==> flow/design.v <==
`timescale 1ns / 1ps
module FIR(
    input clk,
    input reset,
    input enable_fir,
    input signed [15:0] fir_data_in,
    output reg signed [31:0] fir_data_out 
    );
    reg signed [15:0] buff0, buff1, buff2, buff3, buff4, buff5, buff6, buff7, buff8, buff9, buff10, buff11, buff12, buff13, buff14;
    wire signed [15:0] tap0, tap1, tap2, tap3, tap4, tap5, tap6, tap7, tap8, tap9, tap10, tap11, tap12, tap13, tap14; 
    reg signed [31:0] acc0, acc1, acc2, acc3, acc4, acc5, acc6, acc7, acc8, acc9, acc10, acc11, acc12, acc13, acc14; 
    assign tap0 = 16'hfe64;
    assign tap1 = 16'hfc8a; 
    assign tap2 = 16'hfc04; 
    assign tap3 = 16'hff93; 
    assign tap4 = 16'h0883; 
    assign tap5 = 16'h14ef; 
    assign tap6 = 16'h1ff7; 
    assign tap7 = 16'h2463; 
    assign tap8 = 16'h1ff7; 
    assign tap9 = 16'h14ef;
    assign tap10 = 16'h0883; 
    assign tap11 = 16'hff93; 
    assign tap12 = 16'hfc04; 
    assign tap13 = 16'hfc8a; 
    assign tap14 = 16'hfe64;
	always @ (posedge clk)
        begin
            if(enable_fir == 1'b1)
                begin
                    buff0 <= fir_data_in;
                    acc0 <= tap0 * buff0;
                    buff1 <= buff0;  
                    acc1 <= tap1 * buff1;
                    buff2 <= buff1; 
                    acc2 <= tap2 * buff2;
                    buff3 <= buff2;     
                    acc3 <= tap3 * buff3;
                    buff4 <= buff3;  
                    acc4 <= tap4 * buff4;
                    buff5 <= buff4; 
                    acc5 <= tap5 * buff5;
                    buff6 <= buff5;  
                    acc6 <= tap6 * buff6;
                    buff7 <= buff6; 
                    acc7 <= tap7 * buff7;
                    buff8 <= buff7;  
                    acc8 <= tap8 * buff8;
                    buff9 <= buff8;     
                    acc9 <= tap9 * buff9;
                    buff10 <= buff9;   
                    acc10 <= tap10 * buff10;
                    buff11 <= buff10;    
                    acc11 <= tap11 * buff11;
                    buff12 <= buff11;    
                    acc12 <= tap12 * buff12;
                    buff13 <= buff12;  
                    acc13 <= tap13 * buff13;  
                    buff14 <= buff13;  
                    acc14 <= tap14 * buff14;  
                end
        end   
    always @ (posedge clk) 
        begin
            if (enable_fir == 1'b1)
                begin
                    fir_data_out <= acc0 + acc1 + acc2 + acc3 + acc4 + acc5 + acc6 + acc7 + acc8 + acc9 + acc10 + acc11 + acc12 + acc13 + acc14;
                end
        end 
endmodule
`timescale 1 ns / 1 ps
module AXIS_FIR_v1_0_S_AXIS #
    (
        parameter integer C_S_AXIS_TDATA_WIDTH	= 16
    )
    (
        input wire [3:0] s_axis_tkeep,
        output reg enable_fir,
        output reg [C_S_AXIS_TDATA_WIDTH-1 : 0] fir_data_in,
        input wire  S_AXIS_ACLK,
        input wire  S_AXIS_ARESETN,
        output wire  S_AXIS_TREADY,
        input wire [C_S_AXIS_TDATA_WIDTH-1 : 0] S_AXIS_TDATA,
        input wire [(C_S_AXIS_TDATA_WIDTH/8)-1 : 0] S_AXIS_TSTRB,
        input wire  S_AXIS_TLAST,
        input wire  S_AXIS_TVALID
    );
    function integer clogb2 (input integer bit_depth);
        begin
            for(clogb2=0; bit_depth>0; clogb2=clogb2+1)
                bit_depth = bit_depth >> 1;
        end
    endfunction
    localparam NUMBER_OF_INPUT_WORDS  = 8;
    localparam bit_num  = clogb2(NUMBER_OF_INPUT_WORDS-1);
    parameter [1:0] IDLE        = 1'b0,  
                    WRITE_FIFO  = 1'b1;  
    reg axis_tready;
    reg mst_exec_state; 
    genvar byte_index;   
    wire fifo_wren;
    reg fifo_full_flag;
    reg [bit_num-1:0] write_pointer;
    reg writes_done;
    assign S_AXIS_TREADY = axis_tready;
    always @ (posedge S_AXIS_ACLK) 
        begin  
            if (!S_AXIS_ARESETN) 
                begin
                  mst_exec_state <= IDLE;
                  axis_tready <= 1'b0;
                end  
            else
                case (mst_exec_state)
                    IDLE: 
                        if (S_AXIS_TVALID)
                            begin
                                mst_exec_state <= WRITE_FIFO;
                                axis_tready <= 1'b1;  
                            end
                        else
                            begin
                                mst_exec_state <= IDLE;
                                axis_tready <= 1'b0;  
                            end
                    WRITE_FIFO: 
                        if (writes_done)
                            begin
                                mst_exec_state <= IDLE;
                            end
                        else
                            begin
                                mst_exec_state <= WRITE_FIFO;
                            end
                endcase
        end
    always@(posedge S_AXIS_ACLK)
        begin
            if(!S_AXIS_ARESETN)
                begin
                    write_pointer <= 0;
                    writes_done <= 1'b0;
                end  
            else
                if (write_pointer <= NUMBER_OF_INPUT_WORDS-1)
                    begin
                        if (fifo_wren)
                            begin
                                write_pointer <= write_pointer + 1;
                                writes_done <= 1'b0;
                            end
                        if ((write_pointer == NUMBER_OF_INPUT_WORDS-1)|| S_AXIS_TLAST)
                            begin
                                writes_done <= 1'b1;
                            end
                    end  
        end
    assign fifo_wren = S_AXIS_TVALID && axis_tready;
    generate 
        for (byte_index=0; byte_index<= (C_S_AXIS_TDATA_WIDTH/8-1); byte_index=byte_index+1)
            begin:FIFO_GEN
                reg  [(C_S_AXIS_TDATA_WIDTH/4)-1:0] stream_data_fifo [0 : NUMBER_OF_INPUT_WORDS-1];
                always @ (posedge S_AXIS_ACLK)
                    begin
                        if (fifo_wren) 
                            begin
                                stream_data_fifo[write_pointer] <= S_AXIS_TDATA[(byte_index*8+7) -: 8];
                            end  
                    end  
            end		
    endgenerate
    always @ (posedge S_AXIS_ACLK)
        begin  
            if (!S_AXIS_ARESETN)
                begin 
                    enable_fir <= 1'b0;
                    fir_data_in <= 16'd0;
                end
            else if (fifo_wren)
                begin
                    enable_fir <= 1'b1;
                    fir_data_in <= S_AXIS_TDATA;
                end
            else 
                begin 
                    enable_fir <= enable_fir;
                    fir_data_in <= fir_data_in;
                end
        end  
endmodule
`timescale 1ns / 1ps
module AXIS_FIR_v1_0_M_AXIS #
    (
        parameter integer C_M_AXIS_TDATA_WIDTH	= 32,
        parameter integer C_M_START_COUNT	= 32
    )
	(
        output reg [3:0] m_axis_tkeep,
        input wire enable_fir,
        input wire [C_M_AXIS_TDATA_WIDTH-1 : 0] fir_data_out,
        input wire  M_AXIS_ACLK,
        input wire  M_AXIS_ARESETN,
        output wire  M_AXIS_TVALID,
        output wire [C_M_AXIS_TDATA_WIDTH-1 : 0] M_AXIS_TDATA,
        output wire [(C_M_AXIS_TDATA_WIDTH/8)-1 : 0] M_AXIS_TSTRB,
        output wire  M_AXIS_TLAST,
        input wire  M_AXIS_TREADY 
	);
	localparam NUMBER_OF_OUTPUT_WORDS = 8;                                               
	function integer clogb2 (input integer bit_depth);                                   
        begin                                                                              
            for(clogb2=0; bit_depth>0; clogb2=clogb2+1)                                      
                bit_depth = bit_depth >> 1;                                                    
        end                                                                                
	endfunction                                                                          
	localparam integer WAIT_COUNT_BITS = clogb2(C_M_START_COUNT-1);                      
	localparam bit_num  = clogb2(NUMBER_OF_OUTPUT_WORDS);                                
	parameter [1:0] IDLE          = 2'b00,  
	                INIT_COUNTER  = 2'b01,  
	                SEND_STREAM   = 2'b10;  
	reg [1:0] mst_exec_state;  
	reg [bit_num-1:0] read_pointer;                                                      
	reg [WAIT_COUNT_BITS-1 : 0] count;
	wire axis_tvalid;
	reg axis_tvalid_delay;
	wire axis_tlast;
	reg axis_tlast_delay;
	reg [C_M_AXIS_TDATA_WIDTH-1 : 0] stream_data_out;
	wire tx_en;
	reg tx_done;
	assign M_AXIS_TVALID = axis_tvalid_delay;
	assign M_AXIS_TDATA	 = stream_data_out;
	assign M_AXIS_TLAST	 = axis_tlast_delay;
	assign M_AXIS_TSTRB	 = {(C_M_AXIS_TDATA_WIDTH/8){1'b1}};
    always @(posedge M_AXIS_ACLK)                                             
        begin                                                                     
            if (!M_AXIS_ARESETN)                                                    
                begin                                                                 
                    mst_exec_state <= IDLE;                                             
                    count    <= 0;                                                      
                end                                                                   
            else                                                                    
                case (mst_exec_state)                                                 
                    IDLE:                                                               
                                mst_exec_state <= INIT_COUNTER;                              
                    INIT_COUNTER:                                                       
                        if (count == C_M_START_COUNT - 1)                               
                            begin                                                           
                                mst_exec_state <= SEND_STREAM;                               
                            end                                                             
                        else                                                              
                            begin                                                           
                                count <= count + 1;                                           
                                mst_exec_state <= INIT_COUNTER;                              
                            end                                                             
                    SEND_STREAM:                                                        
                        if (tx_done)                                                      
                            begin                                                           
                                mst_exec_state <= INIT_COUNTER;
                                count <= 0;                                     
                            end                                                             
                        else                                                              
                            begin                                                           
                                mst_exec_state <= SEND_STREAM;                                
                            end                                                             
                endcase                                                               
        end                                                                       
    assign axis_tvalid = (mst_exec_state != IDLE);
	assign axis_tlast = (read_pointer == NUMBER_OF_OUTPUT_WORDS-1);                                
    always @(posedge M_AXIS_ACLK)                                                                  
        begin                                                                                          
            if (!M_AXIS_ARESETN)                                                                         
                begin                                                                                      
                    axis_tvalid_delay <= 1'b0;                                                               
                    axis_tlast_delay <= 1'b0;                                                                
                end                                                                                        
            else                                                                                         
                begin                                                                                      
                    axis_tvalid_delay <= axis_tvalid;                                                        
                    axis_tlast_delay <= axis_tlast;                                                          
                end                                                                                        
        end                                                                                            
    always@(posedge M_AXIS_ACLK)                                               
        begin                                                                            
            if(!M_AXIS_ARESETN)                                                            
                begin                                                                        
                    read_pointer <= 0;                                                         
                    tx_done <= 1'b0;                                                           
                end                                                                          
            else                                                                           
            if (read_pointer <= NUMBER_OF_OUTPUT_WORDS-1)                                
                begin                                                                      
                    if (tx_en)                                                               
                        begin                                                                  
                            read_pointer <= read_pointer + 1;                                    
                            tx_done <= 1'b0;                                                     
                        end                                                                    
                end                                                                        
            else if (read_pointer == NUMBER_OF_OUTPUT_WORDS)                             
                begin                                                                      
                    tx_done <= 1'b1;   
                    read_pointer <= 0;  
                end                                                                        
        end                                                                              
	assign tx_en = M_AXIS_TREADY && axis_tvalid;   
    always @( posedge M_AXIS_ACLK )                  
        begin                                            
            if(!M_AXIS_ARESETN)                            
                begin                                        
                    stream_data_out <= 1;                      
                end                                          
            else if (tx_en) 
                begin                                        
                    stream_data_out <= fir_data_out;  
                end                                          
        end                                              
    always @ (posedge M_AXIS_ACLK)
        begin
            if (enable_fir == 1'b1 && M_AXIS_ARESETN == 1'b1)
                begin
                    m_axis_tkeep <= 4'hf;
                end
            else
                begin
                    m_axis_tkeep <= 4'h0;
                end
        end    
endmodule
`timescale 1 ns / 1 ps
module AXIS_FIR_v1_0 # 
    (
        parameter integer C_S_AXIS_TDATA_WIDTH	= 16,
        parameter integer C_M_AXIS_TDATA_WIDTH	= 32,
        parameter integer C_M_AXIS_START_COUNT	= 32
    )
    (
        input wire [3:0] s_axis_tkeep,
        output wire [3:0] m_axis_tkeep,
        input wire  s_axis_aclk,
        input wire  s_axis_aresetn,
        output wire  s_axis_tready,
        input wire [C_S_AXIS_TDATA_WIDTH-1 : 0] s_axis_tdata,
        input wire [(C_S_AXIS_TDATA_WIDTH/8)-1 : 0] s_axis_tstrb,
        input wire  s_axis_tlast,
        input wire  s_axis_tvalid,
        input wire  m_axis_aclk,
        input wire  m_axis_aresetn,
        output wire  m_axis_tvalid,
        output wire [C_M_AXIS_TDATA_WIDTH-1 : 0] m_axis_tdata,
        output wire [(C_M_AXIS_TDATA_WIDTH/8)-1 : 0] m_axis_tstrb,
        output wire  m_axis_tlast,
        input wire  m_axis_tready
    );
    wire [C_S_AXIS_TDATA_WIDTH-1 : 0] fir_data_in;
    wire [C_M_AXIS_TDATA_WIDTH-1 : 0] fir_data_out;
    wire enable_fir;
    AXIS_FIR_v1_0_S_AXIS # ( 
        .C_S_AXIS_TDATA_WIDTH(C_S_AXIS_TDATA_WIDTH)
    ) AXIS_FIR_v1_0_S_AXIS_inst (
        .s_axis_tkeep(s_axis_tkeep),
        .enable_fir(enable_fir),
        .fir_data_in(fir_data_in),
        .S_AXIS_ACLK(s_axis_aclk),
        .S_AXIS_ARESETN(s_axis_aresetn),
        .S_AXIS_TREADY(s_axis_tready),
        .S_AXIS_TDATA(s_axis_tdata),
        .S_AXIS_TSTRB(s_axis_tstrb),
        .S_AXIS_TLAST(s_axis_tlast),
        .S_AXIS_TVALID(s_axis_tvalid)
    );
    AXIS_FIR_v1_0_M_AXIS # ( 
        .C_M_AXIS_TDATA_WIDTH(C_M_AXIS_TDATA_WIDTH),
        .C_M_START_COUNT(C_M_AXIS_START_COUNT)
    ) AXIS_FIR_v1_0_M_AXIS_inst (
        .m_axis_tkeep(m_axis_tkeep),
        .enable_fir(enable_fir),
        .fir_data_out(fir_data_out),
        .M_AXIS_ACLK(s_axis_aclk),
        .M_AXIS_ARESETN(s_axis_aresetn),
        .M_AXIS_TVALID(m_axis_tvalid),
        .M_AXIS_TDATA(m_axis_tdata),
        .M_AXIS_TSTRB(m_axis_tstrb),
        .M_AXIS_TLAST(m_axis_tlast),
        .M_AXIS_TREADY(m_axis_tready)
    );
    FIR LPF_FIR_inst (
        .clk(s_axis_aclk),
        .reset(s_axis_aresetn),
        .enable_fir(enable_fir),
        .fir_data_in(fir_data_in),  
        .fir_data_out(fir_data_out)  
    );
endmodule
Lab notebook: AXIS_FIR_v1_0

======== Step by step through the tools: AXIS_FIR_v1_0 ========
Module AXIS_FIR_v1_0 before and after one edit of its RTL, step after step.
"unedited" refers to lines of the RTL above, "edited" to lines of the edited file.
"difference": "edited" minus "unedited" as printed here. "relative change": 100 x difference / "unedited".
Cell names lack the library's common part.
A cell with n/a has no value.
inputs
  top module .............................. AXIS_FIR_v1_0
  clock input ............................. s_axis_aclk
  standard-cell library ................... sky130hd
  library corner .......................... tt_025C_1v80

======== The edit ========
Unified diff, file above to edited file.
This change comes from a script, not from a designer. The edited design behaves differently; no optimisation was intended.
begin of diff
@@ -48,5 +48,5 @@
                     acc8 <= tap8 * buff8;
                     buff9 <= buff8;     
-                    acc9 <= tap9 * buff9;
+                    acc9 <= tap9 + buff9;
                     buff10 <= buff9;   
                     acc10 <= tap10 * buff10;
end of diff

======== After elaboration ========
Counts by Yosys on the flattened word-level netlist (proc, flatten, opt, wreduce; memories kept). Register bits leave out memories and registers merged into their read ports (data or address). Print and check cells are left out. Cells with the same type and inputs are merged into one.
storage and ports
  item                 unedited  edited  difference  relative change (%)
  bits in registers    815       815     0           0.00
  bits of input ports  29        29      0           0.00
operators by class
  item                              unedited  edited  difference  relative change (%)
  add/sub/neg operators             17        18      +1          +5.88
  multipliers                       15        14      -1          -6.67
  order comparisons                 2         2       0           0.00
  equal/unequal tests               9         9       0           0.00
  mux-type cells                    18        18      0           0.00
  bitwise gates (word level)        1         1       0           0.00
  reductions and logical operators  14        14      0           0.00
operator list
  operator                                                        unedited  edited  difference  relative change (%)
  14-bit by 16-bit multiplier with 30-bit output with constant A  4         3       -1          -25.00
  14-bit by 16-bit adder with 17-bit output with constant A       0         1       +1          n/a
  32-bit adder                                                    14        14      0           0.00
  1-bit two-way mux                                               7         7       0           0.00
  8-bit by 16-bit multiplier with 24-bit output with constant A   4         4       0           0.00
  4-bit two-way mux                                               4         4       0           0.00
  2-bit nonzero test                                              4         4       0           0.00
  1-bit logical AND                                               3         3       0           0.00
  2-bit AND reduction                                             3         3       0           0.00
  10-bit by 16-bit multiplier with 26-bit output with constant A  2         2       0           0.00
  13-bit by 16-bit multiplier with 29-bit output with constant A  2         2       0           0.00
  9-bit by 16-bit multiplier with 25-bit output with constant A   2         2       0           0.00
  2-bit two-way mux                                               2         2       0           0.00
  5-bit two-way mux                                               2         2       0           0.00
  2-bit != test with constant B                                   2         2       0           0.00
  3-bit by 1-bit adder with 3-bit output with constant B          1         1       0           0.00
  4-bit by 1-bit adder with 4-bit output with constant B          1         1       0           0.00
  5-bit by 1-bit adder with 5-bit output with constant B          1         1       0           0.00
  2-bit by 1-bit equality test with 1-bit output with constant B  1         1       0           0.00
  2-bit equality test with constant B                             1         1       0           0.00
  3-bit equality test with constant B                             1         1       0           0.00
  4-bit by 3-bit equality test with 1-bit output with constant B  1         1       0           0.00
  4-bit equality test with constant B                             1         1       0           0.00
  5-bit equality test with constant B                             1         1       0           0.00
  3-bit <= comparator with constant B                             1         1       0           0.00
  4-bit by 3-bit <= comparator with 1-bit output with constant B  1         1       0           0.00
  2-bit zero test                                                 1         1       0           0.00
  1-bit logical OR                                                1         1       0           0.00
The list need not be complete.

======== Depth ========
Depth = most cells in a row (Yosys ltp): at word level without a register or memory, in the mapped netlist without a sequential cell, where the memories' decode and read muxes count.
logic depth
  item                          unedited  edited  difference  relative change (%)
  depth in word-level cells     14        14      0           0.00
  ABC_AREA                      0         0       n/a         n/a
  mapped depth                  24        23      -1          -4.17
  mapped depth without buffers  24        23      -1          -4.17

======== Mapped cells and area ========
Source: synth_stat.txt of the flow (Yosys; design flattened, memories mapped). It holds for the ABC_AREA given above (unset counts as 0); a run with the other value may have another netlist.
synthesis totals
  item                            unedited  edited   difference  relative change (%)
  cells in the netlist            7357      6793     -564        -7.67
  chip area (Yosys) (um2)         81122.8   75835.2  -5287.6     -6.52
  area of sequential cells (um2)  20830.0   20469.6  -360.4      -1.73
  flip-flop cells                 717       705      -12         -1.67
cells by type
  type      unedited  edited  difference  relative change (%)
  inv_1     2026      1848    -178        -8.79
  fa_1      1137      1029    -108        -9.50
  ha_1      1288      1186    -102        -7.92
  nor2_1    218       168     -50         -22.94
  o21ai_0   174       128     -46         -26.44
  xnor2_1   334       312     -22         -6.59
  a21oi_1   249       229     -20         -8.03
  o21bai_1  46        64      +18         +39.13
  nor2b_1   49        33      -16         -32.65
  edfxtp_1  647       635     -12         -1.85
  xor2_1    90        102     +12         +13.33
  o21a_1    40        50      +10         +25.00
  a21o_1    80        89      +9          +11.25
  a21boi_0  69        60      -9          -13.04
  nand2b_1  40        31      -9          -22.50
  or3_1     23        14      -9          -39.13
  and2_1    13        21      +8          +61.54
  nand2_1   239       232     -7          -2.93
The list need not be complete.
By module: a second synthesis without flattening, with its own total; a netlist apart from the flattened one above.
unflattened totals
  item                                unedited  edited   difference  relative change (%)
  cells (unflattened synthesis)       7323      6766     -557        -7.61
  area (unflattened synthesis) (um2)  81255.4   75706.4  -5549.0     -6.83
Rows give one instance, submodules left out.
modules, unedited
  module                                           instances  cells  area (um2)  seq. area (um2)
  FIR                                              1          7002   78406.4     19428.6
  AXIS_FIR_v1_0_M_AXIS                             1          226    1970.6      940.9
  AXIS_FIR_v1_0_S_AXIS #(C_S_AXIS_TDATA_WIDTH=16)  1          95     878.3       460.4
  AXIS_FIR_v1_0                                    1          0      0.0         0.0
modules, edited
  module                                           instances  cells  area (um2)  seq. area (um2)
  FIR                                              1          6445   72857.4     19068.3
  AXIS_FIR_v1_0_M_AXIS                             1          226    1970.6      940.9
  AXIS_FIR_v1_0_S_AXIS #(C_S_AXIS_TDATA_WIDTH=16)  1          95     878.3       460.4
  AXIS_FIR_v1_0                                    1          0      0.0         0.0

======== Worst setup path after synthesis ========
Path of least setup slack by OpenSTA after synthesis, without wires, with an ideal clock, recovery checks aside; 20% of the period is set as input and as output delay. Where synthesis merged equal registers, the netlist keeps one of their names.
timing post-synthesis
  item                           unedited                                       edited                                         difference  relative change (%)
  path kind                      register to register                           register to register                           n/a         n/a
  from                           reg AXIS_FIR_v1_0_S_AXIS_inst.enable_fir       reg AXIS_FIR_v1_0_S_AXIS_inst.enable_fir       n/a         n/a
  to                             reg AXIS_FIR_v1_0_M_AXIS_inst.m_axis_tkeep[2]  reg AXIS_FIR_v1_0_M_AXIS_inst.m_axis_tkeep[2]  n/a         n/a
  period (ns)                    8.0                                            8.0                                            0.0         0.00
  library setup time (ns)        0.158                                          0.156                                          -0.002      n/a
  data arrival time (ns)         15.553                                         15.273                                         -0.280      -1.80
  setup slack (ns)               -7.710                                         -7.429                                         +0.281      n/a
  path delay (ns)                15.711                                         15.429                                         -0.282      -1.79
  stages                         2                                              2                                              0           0.00
  synthesis period reached (ns)  15.71                                          15.429                                         -0.281      -1.79
"path delay" = arrival - input delay + setup time.
"stages": output pins that drive a net of the path, with the launching flip-flop's if there is one; two outputs of one cell count as two.
"synthesis period reached" is the clock period less the worst setup slack; recovery checks do not enter. This is arithmetic on one report: input and output delays are still those of the set period (20% each).
The rows between start and end are the longest chain of elaborated cells between them; the timing report does not say that the signal goes this way. Where chains are equally long, one stands for them.
Each line given opens the expression or statement behind the cell; cells for indexed reads and writes are added by Yosys, which also makes memories of some case tables.
At most two assigning lines are given for a register; there are more.
on the way, post-synthesis, unedited
  cell sequence ........................... dfxtp_1 and2_1
  cells in the longest elaborated chain ... 2
ends and longest elaborated chain, post-synthesis, unedited
  item               RTL line  text
  from (decl)        78        output reg enable_fir,
  from (assign)      176       enable_fir <= 1'b0;
  from (assign)      186       enable_fir <= enable_fir;
  1-bit logical AND  319       if (enable_fir == 1'b1 && M_AXIS_ARESETN == 1'b1)
  4-bit two-way mux  319
  to (assign)        321       m_axis_tkeep <= 4'hf;
  to (assign)        325       m_axis_tkeep <= 4'h0;
  to (decl)          198       output reg [3:0] m_axis_tkeep,
on the way, post-synthesis, edited
  cell sequence ........................... dfxtp_1 and2_1
  cells in the longest elaborated chain ... 2
ends and longest elaborated chain, post-synthesis, edited
  item               RTL line  text
  from (decl)        78        output reg enable_fir,
  from (assign)      176       enable_fir <= 1'b0;
  from (assign)      186       enable_fir <= enable_fir;
  1-bit logical AND  319       if (enable_fir == 1'b1 && M_AXIS_ARESETN == 1'b1)
  4-bit two-way mux  319
  to (assign)        321       m_axis_tkeep <= 4'hf;
  to (assign)        325       m_axis_tkeep <= 4'h0;
  to (decl)          198       output reg [3:0] m_axis_tkeep,

======== Timing after layout ========
Path of least setup slack in the final report of each run of pair A (OpenROAD, finished layout, wires in). Where an end is a register, its clock arrival counts in the times.
timing after layout
  item                     unedited                   edited                     difference  relative change (%)
  path kind                register to register       register to register       n/a         n/a
  from                     reg LPF_FIR_inst.buff6[7]  reg LPF_FIR_inst.buff8[7]  n/a         n/a
  to                       reg LPF_FIR_inst.acc6[30]  reg LPF_FIR_inst.acc8[30]  n/a         n/a
  period (ns)              8.0                        8.0                        0.0         0.00
  library setup time (ns)  0.25                       0.25                       0.00        n/a
  data arrival time (ns)   7.71                       7.16                       -0.55       -7.13
  setup slack (ns)         0.73                       1.27                       +0.54       n/a
  stages                   21                         21                         0           0.00
The rows between start and end are the longest chain of elaborated cells between them; the timing report does not say that the signal goes this way. Where chains are equally long, one stands for them.
on the way, after layout, unedited
  cell sequence ........................... edfxtp_1 fa_1 inv_1 fa_1 fa_1 inv_1 fa_1 fa_1 inv_1 fa_1 inv_1 ha_1 nand3_1 a2111oi_0 a22oi_1 o21ai_1 nand4_1 a2111o_1 nor2b_1 o31a_1 xnor2_1
  cells in the longest elaborated chain ... 1
ends and longest elaborated chain, after layout, unedited
  item                                            RTL line  text
  from (decl)                                     9         reg signed [15:0] buff0, buff1, buff2, buff3, buff4, buff5, buff6, buff7, buff8, buff9, buff10, buff11, buff12 ...
  from (assign)                                   43        buff6 <= buff5;
  14-bit by 16-bit multiplier with 30-bit output  44        acc6 <= tap6 * buff6;
  to (assign)                                     44
  to (decl)                                       11        reg signed [31:0] acc0, acc1, acc2, acc3, acc4, acc5, acc6, acc7, acc8, acc9, acc10, acc11, acc12, acc13, acc1 ...
on the way, after layout, edited
  cell sequence ........................... edfxtp_1 fa_1 inv_1 fa_1 inv_1 fa_1 fa_1 fa_1 inv_1 fa_1 inv_1 ha_1 and3_1 nand4_1 a2111oi_0 o21ai_0 a31oi_1 nand4_1 nand4b_1 a21oi_1 xnor2_1
  cells in the longest elaborated chain ... 1
ends and longest elaborated chain, after layout, edited
  item                                            RTL line  text
  from (decl)                                     9         reg signed [15:0] buff0, buff1, buff2, buff3, buff4, buff5, buff6, buff7, buff8, buff9, buff10, buff11, buff12 ...
  from (assign)                                   47        buff8 <= buff7;
  14-bit by 16-bit multiplier with 30-bit output  48        acc8 <= tap8 * buff8;
  to (assign)                                     48
  to (decl)                                       11        reg signed [31:0] acc0, acc1, acc2, acc3, acc4, acc5, acc6, acc7, acc8, acc9, acc10, acc11, acc12, acc13, acc1 ...

======== Measured runs ========
Runs of the flow (Yosys, OpenROAD) on both versions; the two runs of a pair have the same settings. The constraints put input and output delay at 20% of the set period each and load the outputs with 0.01 pF.
settings, pair A
  period_ns ............................... 8.0
  CAP_MARGIN .............................. 20
  CORE_MARGIN ............................. 2
  CORE_UTILIZATION ........................ 40
  SLEW_MARGIN ............................. 20
results, pair A
  item                                          unedited  edited    difference  relative change (%)
  chip area after synthesis (Yosys) (um2)       81122.8   75835.2   -5287.6     -6.52
  area inside the die boundary (um2)            206425.0  193086.0  -13339.0    -6.46
  standard-cell area of the final layout (um2)  88303.4   82480.4   -5823.0     -6.59
  utilization after routing                     0.437     0.439     +0.002      n/a
  worst setup slack after layout (ns)           0.734     1.270     +0.536      n/a
  setup TNS (ns)                                0.000     0.000     0.000       n/a
  worst hold slack in the final report (ns)     0.430     0.425     -0.005      n/a
  achieved clock period (ns)                    7.266     6.730     -0.536      -7.38
settings, pair B
  CELL_PAD_IN_SITES_GLOBAL_PLACEMENT ...... 1
  CORE_ASPECT_RATIO ....................... 1.54
  CORE_MARGIN ............................. 9
  CORE_UTILIZATION ........................ 17
  GPL_ROUTABILITY_DRIVEN .................. 1
  GPL_TIMING_DRIVEN ....................... 1
  PLACE_DENSITY_LB_ADDON .................. 0.13
  TNS_END_PERCENT ......................... 65
  period_ns ............................... 6.23
  CAP_MARGIN .............................. 20
  SLEW_MARGIN ............................. 20
results, pair B
  item                                          unedited  edited    difference  relative change (%)
  chip area after synthesis (Yosys) (um2)       81122.8   75835.2   -5287.6     -6.52
  area inside the die boundary (um2)            502967.0  471021.0  -31946.0    -6.35
  standard-cell area of the final layout (um2)  98146.6   91157.4   -6989.2     -7.12
  utilization after routing                     0.207     0.205     -0.002      n/a
  worst setup slack after layout (ns)           -0.081    0.063     +0.144      n/a
  setup TNS (ns)                                -0.109    0.000     +0.109      n/a
  worst hold slack in the final report (ns)     0.437     0.431     -0.006      n/a
  achieved clock period (ns)                    6.311     6.167     -0.144      -2.28
By "achieved clock period" is meant the clock period of the run minus its worst setup slack. This is arithmetic on one report: input and output delays are still those of the set period (20% each).
